==> flow/design.v <==
module main(clk, rst, mem_rdata, mem_addr, mem_wdata, mem_we);
	input clk, rst;
	input [15:0] mem_rdata;       
	output [7:0] mem_addr;
	output [7:0] mem_wdata;
	output mem_we;
	wire PCWrite, IRWrite, S, AdrSrc, MemWrite, RegSrc1, ExtenderShift, RegWrite;
	wire [1:0] RegSrc0, ALUSrcA, ALUSrcB, ResultSrc, ImmSrc;
	wire [3:0] ALUControl;
	wire [3:0] FLAGS;
	wire [15:0] Instr;
	wire [2:0] IMM_VAL_7;
	wire [7:0] IMM_VAL_1;
	assign ImmSrc = Instr[15:14];
	assign IMM_VAL_7 = 7;
	assign IMM_VAL_1 = 1;
	assign mem_we = MemWrite;
	controller CTRL(
		.clk(clk),
		.rst(rst),
		.FLAGS(FLAGS),
		.Instr(Instr),
		.PCWrite(PCWrite),
		.IRWrite(IRWrite),
		.S(S),
		.AdrSrc(AdrSrc),
		.MemWrite(MemWrite),
		.RegSrc1(RegSrc1),
		.ExtenderShift(ExtenderShift),
		.RegWrite(RegWrite),
		.RegSrc0(RegSrc0),
		.ALUSrcA(ALUSrcA),
		.ALUSrcB(ALUSrcB),
		.ResultSrc(ResultSrc),
		.ALUControl(ALUControl)
	);
	datapath DUT(
		AdrSrc,
		PCWrite,
		MemWrite,
		IRWrite,
		RegSrc1,
		ExtenderShift,
		RegWrite,
		clk,
		rst,
		S,
		ALUControl,
		ALUSrcA,
		ALUSrcB,
		IMM_VAL_1,
		IMM_VAL_7,
		ImmSrc,
		RegSrc0,
		ResultSrc,
		mem_rdata,
		FLAGS,
		Instr,
		mem_addr,
		mem_wdata
	);
endmodule
module controller(clk, rst, FLAGS, Instr, PCWrite, IRWrite, S, AdrSrc, MemWrite, RegSrc1, ExtenderShift, RegWrite, RegSrc0, ALUSrcA, ALUSrcB, ResultSrc, ALUControl);
	input clk, rst;
	input [3:0] FLAGS;
	input [15:0] Instr;
	reg [4:0] current_state, next_state;
	output reg PCWrite, IRWrite, S, AdrSrc, MemWrite, RegSrc1, ExtenderShift, RegWrite;
	output reg [1:0] RegSrc0, ALUSrcA, ALUSrcB, ResultSrc;
	output reg [3:0] ALUControl;
	wire [1:0] OP, CMD_00, B_type, B_flag;
	wire [2:0] CMD_01;
	wire logic_op;
	assign OP = Instr[15:14];
	assign CMD_00 = Instr[13:12];  
	assign CMD_01 = Instr[13:11];  
	assign B_type = Instr[13:12];
	assign B_flag = Instr[11:10];
	assign logic_op = (CMD_01 == 3'b000 | CMD_01 == 3'b001 | CMD_01 == 3'b010);
	parameter Fetch = 0;
	parameter Decode = 1;
	parameter MemAdr = 2;
	parameter MemRead = 3;
	parameter MemWB = 4;
	parameter MemW = 5;
	parameter ExecuteR = 6;
	parameter ExecuteI = 7;
	parameter ALUWB = 8;
	parameter Branch = 9;
	parameter BL = 10;
	parameter BI_MemAdr = 11;
	parameter BI_MemRead = 12;
	parameter BI_WritePC = 13;
	parameter BranchWithCondition = 14;
	always @(posedge clk)
	begin: STATE_MEMORY
		if (rst)
			current_state <= Fetch;
		else
			current_state <= next_state;
	end
	always @(*)
	begin: REGSRC_LOGIC
		RegSrc0 = 0;
		RegSrc1 = 0;
		ExtenderShift = 0;
		case (OP)
			2'b00: begin  
				if (Instr[11] == 1) begin
					RegSrc0 = 2;  
					ExtenderShift = 1;
				end
			end
			2'b01: begin  
				if (!logic_op) begin  
					RegSrc0 = 2;  
					ExtenderShift = 1;
				end
			end
			2'b10: begin  
				RegSrc1 = 1;  
			end
			2'b11: begin  
				RegSrc1 = 1;  
			end
		endcase
	end
	always @(*)
	begin: WRITE_CONTROLLER
		IRWrite = 0;
		PCWrite = 0;
		MemWrite = 0;
		RegWrite = 0;
		S = 0;
		case (current_state)
			Fetch: begin
				IRWrite = 1;
				PCWrite = 1;
			end
			Decode: begin
				PCWrite = 1;
				if (OP == 2'b11 && B_type == 2'b01)  
					RegWrite = 1;
			end
			ExecuteR: S = 1;
			ExecuteI: S = 1;
			ALUWB: RegWrite = 1;
			MemW: MemWrite = 1;
			MemWB: RegWrite = 1;
			Branch: PCWrite = 1;
			BL: PCWrite = 1;
			BI_WritePC: PCWrite = 1;
			BranchWithCondition: begin
				case (B_flag)
					2'b00: PCWrite = (FLAGS[2] == 1);  
					2'b01: PCWrite = (FLAGS[2] == 0);  
					2'b10: PCWrite = (FLAGS[1] == 1);  
					2'b11: PCWrite = (FLAGS[1] == 0);  
				endcase
			end
			default: ;
		endcase
	end
	always @(*)
	begin: OUTPUT_LOGIC
		AdrSrc = 0;
		ALUSrcA = 2'b01;
		ALUSrcB = 2'b10;
		ALUControl = 4'b0000;
		ResultSrc = 2'b10;
		case (current_state)
			Fetch: ;  
			Decode: ;  
			ExecuteR: begin 
				ALUSrcA = 0;  
				ALUSrcB = 2'b00;  
				if (OP == 2'b00) begin  
					if (CMD_00 == 2'b01)
						ALUControl = 4'b0001;  
					if (CMD_00 == 2'b10)
						ALUControl = 4'b0001;  
				end
				if (OP == 2'b01) begin  
					if (CMD_01 == 3'b000)  
						ALUControl = 4'b0100;
					if (CMD_01 == 3'b001)  
						ALUControl = 4'b0101;
					if (CMD_01 == 3'b010)  
						ALUControl = 4'b0110;
				end
			end
			ExecuteI: begin
				ALUSrcB = 2'b01;  
				ALUSrcA = 0;  
				if (OP == 2'b00) begin 
					if (CMD_00 == 2'b11)  
						ALUSrcA = 2'b10;  
					if (CMD_00 == 2'b01)
						ALUControl = 4'b0001;  
					if (CMD_00 == 2'b10)
						ALUControl = 4'b0001;  
				end
				if (OP == 2'b01) begin  
					if (CMD_01 == 3'b011)  
						ALUControl = 4'b1000;
					if (CMD_01 == 3'b100)  
						ALUControl = 4'b1001;
					if (CMD_01 == 3'b101)  
						ALUControl = 4'b1010;
					if (CMD_01 == 3'b110)  
						ALUControl = 4'b1011;
					if (CMD_01 == 3'b111)  
						ALUControl = 4'b1100;
				end
			end	
			ALUWB: ResultSrc = 2'b00;
			MemAdr: begin
				if (Instr[12] == 0)  
					ALUSrcA = 2'b00;	 
				else  
					ALUSrcA = 2'b10;	 
				ALUSrcB = 2'b01;
			end
			MemRead: begin
				ResultSrc = 2'b00;
				AdrSrc = 1;
			end
			MemW: begin
				ResultSrc = 2'b00;
				AdrSrc = 1;
			end
			MemWB: ResultSrc = 2'b01;
			Branch, BL, BI_MemAdr, BranchWithCondition: begin
				ALUSrcA = 2'b10;  
				ALUSrcB = 2'b01;  
			end
			BI_MemRead: begin
				ResultSrc = 2'b00;
				AdrSrc = 1;
			end
			BI_WritePC: ResultSrc = 2'b01;
			default: ;
		endcase
	end
	always @(*)
	begin: NEXT_STATE_LOGIC
		next_state = Fetch;
		case (current_state)
			Fetch: next_state = Decode;
			Decode: begin
				case (OP)
					2'b00: next_state = Instr[11] ? ExecuteI : ExecuteR;  
					2'b01: next_state = logic_op ? ExecuteR : ExecuteI;   
					2'b10: next_state = MemAdr;                           
					2'b11: begin  
						case (B_type)
							2'b00: next_state = Branch;
							2'b01: next_state = BL;
							2'b10: next_state = BI_MemAdr;
							2'b11: next_state = BranchWithCondition;
						endcase
					end
				endcase
			end
			ExecuteR, ExecuteI: begin
				if (OP == 2'b00 && CMD_00 == 2'b10)  
					next_state = Fetch;
				else
					next_state = ALUWB;
			end
			MemAdr: next_state = Instr[13] ? MemRead : MemW;
			MemRead: next_state = MemWB;
			BI_MemAdr: next_state = BI_MemRead;
			BI_MemRead: next_state = BI_WritePC;
			default: next_state = Fetch;
		endcase
	end
endmodule
module datapath(
	AdrSrc,
	PcWrite,
	MemWrite,
	IRWrite,
	RegSrc1,
	ExtenderShift,
	RegWrite,
	clk,
	rst,
	S,
	ALUControl,
	ALUSrcA,
	ALUSrcB,
	IMM_VAL_1,
	IMM_VAL_7,
	ImmSrc,
	RegSrc0,
	ResultSrc,
	M,
	FLAGS,
	Instr,
	MemAddr,
	WrittenData
);
input wire	AdrSrc;
input wire	PcWrite;
input wire	MemWrite;
input wire	IRWrite;
input wire	RegSrc1;
input wire	ExtenderShift;
input wire	RegWrite;
input wire	clk;
input wire	rst;
input wire	S;
input wire	[3:0] ALUControl;
input wire	[1:0] ALUSrcA;
input wire	[1:0] ALUSrcB;
input wire	[7:0] IMM_VAL_1;
input wire	[2:0] IMM_VAL_7;
input wire	[1:0] ImmSrc;
input wire	[1:0] RegSrc0;
input wire	[1:0] ResultSrc;
input wire	[15:0] M;
output wire	[3:0] FLAGS;
output wire	[15:0] Instr;
output wire	[7:0] MemAddr;
output wire	[7:0] WrittenData;
wire	[3:0] F;
wire	[3:3] FL;
wire	[15:0] Instr_ALTERA_SYNTHESIZED;
wire	[7:0] SYNTHESIZED_WIRE_0;
wire	[7:0] SYNTHESIZED_WIRE_1;
wire	[7:0] SYNTHESIZED_WIRE_27;
wire	[7:0] SYNTHESIZED_WIRE_3;
wire	[7:0] SYNTHESIZED_WIRE_4;
wire	[7:0] SYNTHESIZED_WIRE_28;
wire	[7:0] SYNTHESIZED_WIRE_29;
wire	[2:0] SYNTHESIZED_WIRE_8;
wire	[2:0] SYNTHESIZED_WIRE_9;
wire	[7:0] SYNTHESIZED_WIRE_12;
wire	[7:0] SYNTHESIZED_WIRE_30;
wire	[7:0] SYNTHESIZED_WIRE_31;
wire	[7:0] SYNTHESIZED_WIRE_16;
wire	[7:0] SYNTHESIZED_WIRE_32;
wire	[7:0] SYNTHESIZED_WIRE_18;
wire	[7:0] SYNTHESIZED_WIRE_22;
wire	[0:7] SYNTHESIZED_WIRE_24;
wire	[0:7] SYNTHESIZED_WIRE_25;
wire	[0:2] SYNTHESIZED_WIRE_26;
assign	WrittenData = SYNTHESIZED_WIRE_32;
assign	SYNTHESIZED_WIRE_24 = 0;
assign	SYNTHESIZED_WIRE_25 = 0;
assign	SYNTHESIZED_WIRE_26 = 0;
alu_with_shifter #(.W(8))	b2v_inst(
	.A(SYNTHESIZED_WIRE_0),
	.B(SYNTHESIZED_WIRE_1),
	.control(ALUControl),
	.N(F[3]),
	.Z(F[2]),
	.CO(F[1]),
	.OVF(F[0]),
	.out(SYNTHESIZED_WIRE_28));
mux_2x1 #(.W(3))	b2v_inst10(
	.sel(RegSrc1),
	.in0(Instr_ALTERA_SYNTHESIZED[2:0]),
	.in1(Instr_ALTERA_SYNTHESIZED[10:8]),
	.out(SYNTHESIZED_WIRE_9));
reg_w_rst_en #(.W(8))	b2v_inst12(
	.clk(clk),
	.rst(rst),
	.en(PcWrite),
	.inp(SYNTHESIZED_WIRE_27),
	.out(SYNTHESIZED_WIRE_29));
reg_w_rst_en #(.W(4))	b2v_inst13(
	.clk(clk),
	.rst(rst),
	.en(S),
	.inp(F),
	.out(FLAGS));
reg_w_res #(.W(8))	b2v_inst14(
	.clk(clk),
	.rst(rst),
	.inp(SYNTHESIZED_WIRE_3),
	.out(SYNTHESIZED_WIRE_22));
reg_w_res #(.W(8))	b2v_inst15(
	.clk(clk),
	.rst(rst),
	.inp(SYNTHESIZED_WIRE_4),
	.out(SYNTHESIZED_WIRE_32));
reg_w_res #(.W(8))	b2v_inst16(
	.clk(clk),
	.rst(rst),
	.inp(SYNTHESIZED_WIRE_28),
	.out(SYNTHESIZED_WIRE_12));
reg_w_res #(.W(8))	b2v_inst18(
	.clk(clk),
	.rst(rst),
	.inp(M[7:0]),
	.out(SYNTHESIZED_WIRE_30));
mux_2x1 #(.W(8))	b2v_inst19(
	.sel(AdrSrc),
	.in0(SYNTHESIZED_WIRE_29),
	.in1(SYNTHESIZED_WIRE_27),
	.out(SYNTHESIZED_WIRE_16));
reg_file_8	b2v_inst2(
	.clk(clk),
	.rst(rst),
	.WE3(RegWrite),
	.A1(SYNTHESIZED_WIRE_8),
	.A2(SYNTHESIZED_WIRE_9),
	.A3(Instr_ALTERA_SYNTHESIZED[10:8]),
	.R7_in(SYNTHESIZED_WIRE_27),
	.WD3(SYNTHESIZED_WIRE_27),
	.RD1(SYNTHESIZED_WIRE_3),
	.RD2(SYNTHESIZED_WIRE_4));
reg_w_rst_en #(.W(16))	b2v_inst20(
	.clk(clk),
	.rst(rst),
	.en(IRWrite),
	.inp(M),
	.out(Instr_ALTERA_SYNTHESIZED));
mux_4x1 #(.W(8))	b2v_inst22(
	.in0(SYNTHESIZED_WIRE_12),
	.in1(SYNTHESIZED_WIRE_30),
	.in2(SYNTHESIZED_WIRE_28),
	.in3(SYNTHESIZED_WIRE_31),
	.sel(ResultSrc),
	.out(SYNTHESIZED_WIRE_27));
assign	MemAddr = SYNTHESIZED_WIRE_16;
extend	b2v_inst4(
	.ImmSrc(ImmSrc),
	.inp(Instr_ALTERA_SYNTHESIZED[11:0]),
	.out(SYNTHESIZED_WIRE_18));
left_shifter	b2v_inst5(
	.en(ExtenderShift),
	.inp(SYNTHESIZED_WIRE_18),
	.rot(Instr_ALTERA_SYNTHESIZED[7:5]),
	.out(SYNTHESIZED_WIRE_31));
mux_4x1 #(.W(8))	b2v_inst7(
	.in0(SYNTHESIZED_WIRE_32),
	.in1(SYNTHESIZED_WIRE_31),
	.in2(IMM_VAL_1),
	.in3(SYNTHESIZED_WIRE_30),
	.sel(ALUSrcB),
	.out(SYNTHESIZED_WIRE_1));
mux_4x1 #(.W(8))	b2v_inst8(
	.in0(SYNTHESIZED_WIRE_22),
	.in1(SYNTHESIZED_WIRE_29),
	.in2(SYNTHESIZED_WIRE_24),
	.in3(SYNTHESIZED_WIRE_25),
	.sel(ALUSrcA),
	.out(SYNTHESIZED_WIRE_0));
mux_4x1 #(.W(3))	b2v_inst9(
	.in0(Instr_ALTERA_SYNTHESIZED[7:5]),
	.in1(IMM_VAL_7),
	.in2(Instr_ALTERA_SYNTHESIZED[10:8]),
	.in3(SYNTHESIZED_WIRE_26),
	.sel(RegSrc0),
	.out(SYNTHESIZED_WIRE_8));
assign	Instr = Instr_ALTERA_SYNTHESIZED;
endmodule
module dec_3x8(inp, out);
	input [2:0] inp;
	output [7:0] out;
	assign out[7] = (inp[2]) & (inp[1]) & (inp[0]);
	assign out[6] = (inp[2]) & (inp[1]) & (~inp[0]);
	assign out[5] = (inp[2]) & (~inp[1]) & (inp[0]);
	assign out[4] = (inp[2]) & (~inp[1]) & (~inp[0]);
	assign out[3] = (~inp[2]) & (inp[1]) & (inp[0]);
	assign out[2] = (~inp[2]) & (inp[1]) & (~inp[0]);
	assign out[1] = (~inp[2]) & (~inp[1]) & (inp[0]);
	assign out[0] = (~inp[2]) & (~inp[1]) & (~inp[0]);
endmodule
module mux_2x1 #(parameter W=8)(in0, in1, sel, out);
	input [W-1:0] in0, in1;
	input sel;
	output reg [W-1:0] out;
	always @(in0, in1, sel)
		case(sel)
			1'b0: out = in0;
			1'b1: out = in1;
		endcase
endmodule
module mux_4x1 #(parameter W=8)(in0, in1, in2, in3, sel, out);
	input [W-1:0] in0, in1, in2, in3;
	input [1:0] sel;
	output reg [W-1:0] out;
	always @(in0, in1, in2, in3, sel)
		case(sel)
			2'b00: out = in0;
			2'b01: out = in1;
			2'b10: out = in2;
			2'b11: out = in3;
		endcase
endmodule
module mux_8x1 #(parameter W=8)(in0, in1, in2, in3, in4, in5, in6, in7, sel, out);
	input [W-1:0] in0, in1, in2, in3, in4, in5, in6, in7;
	input [2:0] sel;
	wire [W-1:0] middle_out0, middle_out1;
	output [W-1:0] out;
	mux_4x1 #(W) mux1 (in0, in1, in2, in3, sel[1:0], middle_out0);
	mux_4x1 #(W) mux2 (in4, in5, in6, in7, sel[1:0], middle_out1);
	mux_2x1 #(W) mux3 (middle_out0, middle_out1, sel[2], out);
endmodule
module reg_w_res #(parameter W=8) (clk, rst, inp, out);
	input clk, rst;
	input [W-1:0] inp;
	output reg [W-1:0] out;
	always @(posedge clk)
	begin
		if (rst) begin
			out <= 0;
		end else begin
			out <= inp;
		end
	end
endmodule
module reg_w_rst_en #(parameter W=8) (clk, rst, en, inp, out);
	input clk, rst, en;
	input [W-1:0] inp;
	output reg [W-1:0] out;
	always @(posedge clk)
	begin
		if (rst) begin
			out <= 0;
		end else if (en) begin
			out <= inp;
		end
	end
endmodule
module bit_8_reg_w_rst_en #(parameter D=0) (clk, rst, en, inp, out);
	input clk, rst, en;
	input [7:0] inp;
	output reg [7:0] out;
	always @(posedge clk)
	begin
		if (rst) begin
			out <= D;
		end else if (en) begin
			out <= inp;
		end
	end
endmodule
module reg_file_8(clk, rst, A1, A2, A3, WD3, R7_in, RD1, RD2, WE3);
	input clk, rst, WE3;
	input[2:0] A1, A2, A3;
	input[7:0] WD3, R7_in;
	output [7:0] RD1, RD2;
	wire [7:0] R_OUT[7:0];
	wire [7:0] DEC_WR_OUT, WRITE_SELECT;
	dec_3x8 dec_write_en(.inp(A3), .out(DEC_WR_OUT));
	assign WRITE_SELECT[0] = DEC_WR_OUT[0] & WE3;
	assign WRITE_SELECT[1] = DEC_WR_OUT[1] & WE3;
	assign WRITE_SELECT[2] = DEC_WR_OUT[2] & WE3;
	assign WRITE_SELECT[3] = DEC_WR_OUT[3] & WE3;
	assign WRITE_SELECT[4] = DEC_WR_OUT[4] & WE3;
	assign WRITE_SELECT[5] = DEC_WR_OUT[5] & WE3;
	assign WRITE_SELECT[6] = DEC_WR_OUT[6] & WE3;
	assign WRITE_SELECT[7] = DEC_WR_OUT[7] & WE3;
	bit_8_reg_w_rst_en #(0) R0(.clk(clk), .rst(rst), .en(WRITE_SELECT[0]), .inp(WD3), .out(R_OUT[0]));
	bit_8_reg_w_rst_en #(1) R1(.clk(clk), .rst(rst), .en(WRITE_SELECT[1]), .inp(WD3), .out(R_OUT[1]));
	bit_8_reg_w_rst_en #(2) R2(.clk(clk), .rst(rst), .en(WRITE_SELECT[2]), .inp(WD3), .out(R_OUT[2]));
	bit_8_reg_w_rst_en #(3) R3(.clk(clk), .rst(rst), .en(WRITE_SELECT[3]), .inp(WD3), .out(R_OUT[3]));
	bit_8_reg_w_rst_en #(4) R4(.clk(clk), .rst(rst), .en(WRITE_SELECT[4]), .inp(WD3), .out(R_OUT[4]));
	bit_8_reg_w_rst_en #(5) R5(.clk(clk), .rst(rst), .en(WRITE_SELECT[5]), .inp(WD3), .out(R_OUT[5]));
	bit_8_reg_w_rst_en #(6) R6(.clk(clk), .rst(rst), .en(WRITE_SELECT[6]), .inp(WD3), .out(R_OUT[6]));
	bit_8_reg_w_rst_en #(0) R7(.clk(clk), .rst(rst), .en(WRITE_SELECT[7]), .inp(R7_in), .out(R_OUT[7]));
	mux_8x1 #(8) mux_A1(R_OUT[0], R_OUT[1], R_OUT[2], R_OUT[3],
								 R_OUT[4], R_OUT[5], R_OUT[6], R_OUT[7],
								 A1, RD1);
	mux_8x1 #(8) mux_A2(R_OUT[0], R_OUT[1], R_OUT[2], R_OUT[3],
								 R_OUT[4], R_OUT[5], R_OUT[6], R_OUT[7],
								 A2, RD2);
endmodule
module extend(inp, out, ImmSrc);
	input [11:0] inp;
	input [1:0] ImmSrc;
	output reg [7:0] out;
	always @(inp, ImmSrc)
	begin
		case (ImmSrc)
			2'b10: out = {2'b0, inp[11], inp[4:0]};  
			2'b11: out = {2'b0, inp[5:0]};           
			default: out = {3'b0, inp[4:0]};         
		endcase
	end
endmodule
module left_shifter(inp, rot, en, out);
	input [7:0] inp;
	input [2:0] rot;
	input en;
	output reg [7:0] out;
	always @(*)
	begin
	if (en)
	begin
		out = inp << rot;
	end
	else
		out = inp;
	end
endmodule
module alu_with_shifter #(parameter W=8)(A, B, out, control, N, Z, CO, OVF);
	input [W-1:0] A, B;
	input [3:0] control;
	output reg N,Z,CO,OVF;
	output reg [W-1:0] out;
	reg [2*W-1:0] A_A;
	always @(*)
	begin
		CO = 0;
		OVF = 0;
		out = 0;
		A_A = 0;
		case(control)
		4'b0000:	begin  
					{CO, out} = A + B;
					OVF = (A[W-1] ~^ B[W-1]) & (A[W-1] ^ out[W-1]);
					end
		4'b0001:	begin  
					{CO, out} = A - B;
					OVF = (A[W-1] ^ out[W-1]) & (A[W-1] ^ B[W-1]);
					end
		4'b0010:	begin  
					{CO, out} = B - A;
					OVF = (B[W-1] ^ out[W-1]) & (A[W-1] ^ B[W-1]);
					end
		4'b0011:	out = A & (~B);
		4'b0100:	out = A & B;   
		4'b0101:	out = A | B;   
		4'b0110:	out = A ^ B;   
		4'b0111:	out = A ~^ B;
		4'b1000: begin  
					A_A = {A,A};
					A_A = A_A << B;
					out = A_A[2*W-1:W];
					end
		4'b1001: begin  
					A_A = {A,A};
					A_A = A_A >> B;
					out = A_A[W-1:0];
					end
		4'b1010: out = A << B;    
		4'b1011: out = A >> B;    
		4'b1100: out = A >>> B;   
		default: out = 0;
		endcase
		N = out[W-1];
		Z = (out == 0);
	end
endmodule
### Step by step through the tools: main

Tool output for the design above, in the order of the flow.
Lines are those of the file above, counted from 1.
Operators carry their Yosys type and port widths (W data, S select, Z words).
Library cell names are shortened.
Not given: n/a

| set-up | value |
|---|---|
| top module | main |
| clock | clk |
| library | sky130hd |
| library corner | tt_025C_1v80 |

### Word level

Source: Yosys, flattened and elaborated. Widths are those after wreduce. Registers that Yosys merges into a memory's read port (data or address) are not register bits. Print and check cells do not count.

| bit counts | value |
|---|---|
| register bits after elaboration | 128 |
| bits of input ports | 18 |
| output and inout bits | 17 |
| cells after elaboration | 215 |

| operators by class | value |
|---|---|
| add/sub/neg operators | 3 |
| equal/unequal tests | 60 |
| shifts and indexed selects | 6 |
| muxes and demuxes | 59 |
| bitwise operators | 45 |
| reduce/logical cells | 26 |

Operators with widths:

| operator | count |
|---|---|
| $pmux W8 S4 | 6 |
| $pmux W8 S13 | 1 |
| $mux W4 | 12 |
| $pmux W8 S2 | 3 |
| $pmux W5 S4 | 2 |
| $eq A2 B2 Y1 const B | 18 |
| $eq A5 B4 Y1 const B | 7 |
| $pmux W5 S7 | 1 |
| $pmux W8 S3 | 1 |
| $and A1 B1 Y1 | 23 |
| $eq A4 B4 Y1 const B | 5 |
| $eq A5 B3 Y1 const B | 4 |
| $eq A2 B1 Y1 const B | 9 |
| $logic_not A2 Y1 | 9 |
| $sub A8 B8 Y9 | 2 |
| $shl A16 B8 Y16 | 1 |
| $shr A16 B8 Y8 | 1 |
| $eq A4 B3 Y1 const B | 4 |
| $and A8 B8 Y8 | 2 |
| $reduce_or A2 Y1 | 6 |
| $eq A3 B3 Y1 const B | 4 |
| $pmux W6 S2 | 1 |
| $pmux W3 S4 | 1 |
| $mux W1 | 11 |
| $eq A5 B2 Y1 const B | 2 |
| $mux W2 | 5 |
| $not A1 Y1 | 9 |
| $add A8 B8 Y9 | 1 |

Not listed: further kinds 35, cells in them 48.

### Depth

Longest topological path by Yosys (ltp), each cell counted once; first at word level (registers and memories cut), then after technology mapping (sequential cells cut; the memories' decode and read muxes count).

| depth | value |
|---|---|
| depth after elaboration | 15 |
| ABC_AREA | 1 |
| gate-level depth with buffers | 30 |
| mapped depth without buffers | 28 |

### Synthesis result

The flow's flattened synthesis, as Yosys stat reports it; memories are mapped. The netlist is that of the ABC_AREA named above (0 if unset); the other value can give another one.

| synthesis totals | value |
|---|---|
| cells in the netlist | 1488 |
| mapped area | 9272.6 um2 |
| sequential area | 2742.6 um2 |
| mapped flip-flops | 137 |
| buffers | 49 |

Cells by type:

| type | count | area in all (um2) |
|---|---|---|
| dfxtp_1 | 137 | 2742.63 |
| nand2_1 | 367 | 1.38E+03 |
| inv_1 | 216 | 810.778 |
| nor2_1 | 155 | 581.808 |
| nand3_1 | 110 | 550.528 |
| a21oi_1 | 100 | 500.48 |
| o21ai_0 | 85 | 425.408 |
| ha_1 | 28 | 350.336 |
| o21ai_1 | 45 | 225.216 |
| o2111ai_1 | 21 | 183.926 |
| nand4_1 | 24 | 150.144 |
| clkbuf_1 | 32 | 120.115 |
| nand3_2 | 11 | 110.106 |
| nand2_2 | 17 | 106.352 |
| nor3_1 | 21 | 105.101 |
| nor2_4 | 6 | 67.565 |
| buf_6 | 5 | 56.304 |
| nand3_4 | 3 | 52.55 |

Other cell types: 35; their cells: 105.

### Path before layout

OpenSTA on the mapped netlist: ideal clock, no wires. The path of least setup slack (recovery checks aside). Input and output delay are each 20% of the period. Register names are those of the netlist, which keeps one name where synthesis merged equal registers.

| path post-synthesis | value |
|---|---|
| kind | register to output |
| start point | reg DUT.b2v_inst20.out[13] |
| end point | out mem_addr[6] |
| period | 5.5 ns |
| output delay | 1.100 ns |
| time at the first pin | 0.000 ns |
| arrival time | 3.652 ns |
| data required time | 4.400 ns |
| setup slack | 0.748 ns |
| delay of the path | 3.652 ns |
| stages | 27 |
| buffers on the path | 3 |
| synthesis period reached | 4.752 ns |

"delay of the path" = arrival - input delay + setup time.
At an output port there is no setup time.
"stages" counts driving pins, that of a launching flip-flop among them; a cell with two outputs on the path counts twice.
"synthesis period reached" is the clock period less the worst setup slack; recovery checks do not enter. This is arithmetic on one report: input and output delays are still those of the set period (20% each).
Between the ends stands the longest chain of elaborated cells between them, by number of cells; it is not shown to be the way that was timed. Of several equally long chains one is given.
A line is the first line of the expression or statement that the cell stems from. Yosys adds cells for indexed reads and writes and turns some case tables into memories.

| between the ends, post-synthesis | value |
|---|---|
| cell sequence | dfxtp_1 -> inv_2 -> nand2_1 -> nand2_2 -> nand2_4 -> buf_4 -> o21ai_0 -> inv_1 -> a22oi_2 -> buf_2 -> buf_4 -> ha_1 -> inv_1 -> nand2_1 -> a21oi_1 -> or2_2 -> a21oi_1 -> o21a_1 -> or2_2 -> nand2_1 -> o2111ai_1 -> nor3_1 -> nand3_2 -> nand2_1 -> nand3_2 -> nand2_1 -> o21ai_0 |
| cells in the longest elaborated chain | 15 |
| elaborated cells on any way between the ends | 70 |
| those cells by class | add/sub (3); eq/ne (25); shift (5); mux (25); logic (8); reduce/logical (4) |

Ends and longest elaborated chain, post-synthesis:

| what | RTL line | source |
|---|---|---|
| from (decl) | 520 | `output reg [W-1:0] out;` |
| from (assign) | 524 | `out <= 0;` |
| from (assign) | 526 | `out <= inp;` |
| $eq A2 B1 Y1 | 198 | `if (CMD_00 == 2'b01)` |
| $mux W1 | 198 |  |
| $mux W1 | 200 | `if (CMD_00 == 2'b10)` |
| $mux W4 | 195 | `if (OP == 2'b00) begin` |
| $mux W4 | 204 | `if (CMD_01 == 3'b011)` |
| $mux W4 | 206 | `if (CMD_01 == 3'b100)` |
| $mux W4 | 208 | `if (CMD_01 == 3'b101)` |
| $mux W4 | 210 | `if (CMD_01 == 3'b110)` |
| $mux W4 | 212 | `if (CMD_01 == 3'b111)` |
| $mux W4 | 203 | `if (OP == 2'b01) begin` |
| $pmux W4 S2 | 171 | `case (current_state)` |
| $eq A4 B4 Y1 | 614 | `case(control)` |
| $pmux W8 S13 | 614 |  |
| $pmux W8 S4 | 488 | `case(sel)` |
| $pmux W8 S2 | 478 | `case(sel)` |
| to (decl) | 4 | `output [7:0] mem_addr;` |

### Timing after layout

From the final timing report of entry A: the path of least setup slack in the routed layout; clock arrival at registers is part of the times.

| path post-layout | value |
|---|---|
| kind | register to output |
| start point | reg DUT.b2v_inst20.out[15] |
| end point | out mem_addr[6] |
| period | 5.5 ns |
| output delay | 1.10 ns |
| time at the first pin | 0.43 ns |
| arrival time | 3.78 ns |
| data required time | 4.40 ns |
| setup slack | 0.62 ns |
| stages | 27 |
| buffers on the path | 2 |

Between the ends stands the longest chain of elaborated cells between them, by number of cells; it is not shown to be the way that was timed. Of several equally long chains one is given.

| between the ends, post-layout | value |
|---|---|
| cell sequence | dfxtp_4 -> buf_6 -> nor2_8 -> nand2_4 -> nand2_4 -> inv_2 -> nand2_1 -> nand3_2 -> nand2_2 -> inv_2 -> ha_4 -> fa_2 -> nand2_2 -> a21oi_1 -> or2_4 -> a21oi_2 -> o21a_1 -> a21oi_1 -> nand2_1 -> o2111ai_2 -> nor3_2 -> nand3_2 -> nand2_2 -> nand3_4 -> nand2_2 -> o21ai_2 -> buf_2 |
| cells in the longest elaborated chain | 13 |
| elaborated cells on any way between the ends | 60 |
| those cells by class | add/sub (3); eq/ne (18); shift (6); mux (22); logic (6); reduce/logical (5) |

Ends and longest elaborated chain, post-layout:

| what | RTL line | source |
|---|---|---|
| from (decl) | 520 | `output reg [W-1:0] out;` |
| from (assign) | 524 | `out <= 0;` |
| from (assign) | 526 | `out <= inp;` |
| $logic_not A2 Y1 | 195 | `if (OP == 2'b00) begin` |
| $mux W4 | 195 |  |
| $mux W4 | 204 | `if (CMD_01 == 3'b011)` |
| $mux W4 | 206 | `if (CMD_01 == 3'b100)` |
| $mux W4 | 208 | `if (CMD_01 == 3'b101)` |
| $mux W4 | 210 | `if (CMD_01 == 3'b110)` |
| $mux W4 | 212 | `if (CMD_01 == 3'b111)` |
| $mux W4 | 203 | `if (OP == 2'b01) begin` |
| $pmux W4 S2 | 171 | `case (current_state)` |
| $eq A4 B4 Y1 | 614 | `case(control)` |
| $pmux W8 S13 | 614 |  |
| $pmux W8 S4 | 488 | `case(sel)` |
| $pmux W8 S2 | 478 | `case(sel)` |
| to (decl) | 4 | `output [7:0] mem_addr;` |

Lab notebook: main

Module main, platform sky130hd: 4 stored runs of the flow (Yosys, OpenROAD) with differing settings, in no particular order. Input and output delays are each 20% of the period that was set; the output load is 0.01 pF.
"allowed time less slack (worst setup path)" means the part of the period allowed to the worst setup path (the constraints hold back 20% at inputs and 20% at outputs) less its slack; where the path has registers, the arrival times of their clocks count too.
"overall power" rests on the timing tool's default activity at the inputs, not on a simulated workload.
Among the settings, - means not set for that run.
Results: - = not shown.

| run | ABC_AREA | CAP_MARGIN | CORE_ASPECT_RATIO | CORE_MARGIN | CTS_CLUSTER_DIAMETER | CTS_CLUSTER_SIZE | GPL_ROUTABILITY_DRIVEN | HOLD_SLACK_MARGIN | SETUP_SLACK_MARGIN | SLEW_MARGIN | period_ns | CORE_UTILIZATION | CELL_PAD_IN_SITES_DETAIL_PLACEMENT | GPL_TIMING_DRIVEN | CELL_PAD_IN_SITES_GLOBAL_PLACEMENT | MAX_ROUTING_LAYER | TNS_END_PERCENT | total die area (um2) | standard-cell area of the final layout (um2) | netlist area reported by Yosys (um2) | setup TNS (ns) | allowed time less slack (worst setup path) (ns) | class of the worst setup path | smallest setup slack (ns) | overall power (mW) | worst hold slack in the final report (ns) |
|---|---|---|---|---|---|---|---|---|---|---|---|---|---|---|---|---|---|---|---|---|---|---|---|---|---|---|
| entry A | 1 | 30 | 1.21 | 4 | 358 | 27 | 0 | 0.28 | 1.48 | 0 | 5.5 | 40 | - | - | - | - | - | 25692.9 | 11732.5 | 9272.6 | 0.000 | 3.78 | register to output | 0.625 | 3.335 | 0.424 |
| entry B | 1 | 40 | 1.19 | 4 | 255 | 27 | 1 | 0.28 | 1.48 | 25 | 5.5 | 40 | 2 | 0 | - | - | - | - | - | - | - | - | - | - | - | - |
| entry C | 1 | 30 | 1.21 | 8 | 358 | 10 | 0 | 0.28 | 1.48 | 20 | 5.5 | 40 | - | - | - | - | - | 28332.1 | 11742.5 | 9272.6 | 0.000 | 3.86 | register to output | 0.536 | 3.384 | 0.422 |
| entry D | - | 0 | - | 7 | - | - | - | - | -0.61 | 20 | 6.74 | 43 | - | - | 1 | met5 | 85 | 26187.3 | 10546.4 | 9396.5 | -0.003 | 5.39 | register to output | -0.003 | 2.404 | 0.457 |

Entry B: no results, clock tree synthesis failed with DPL-0033
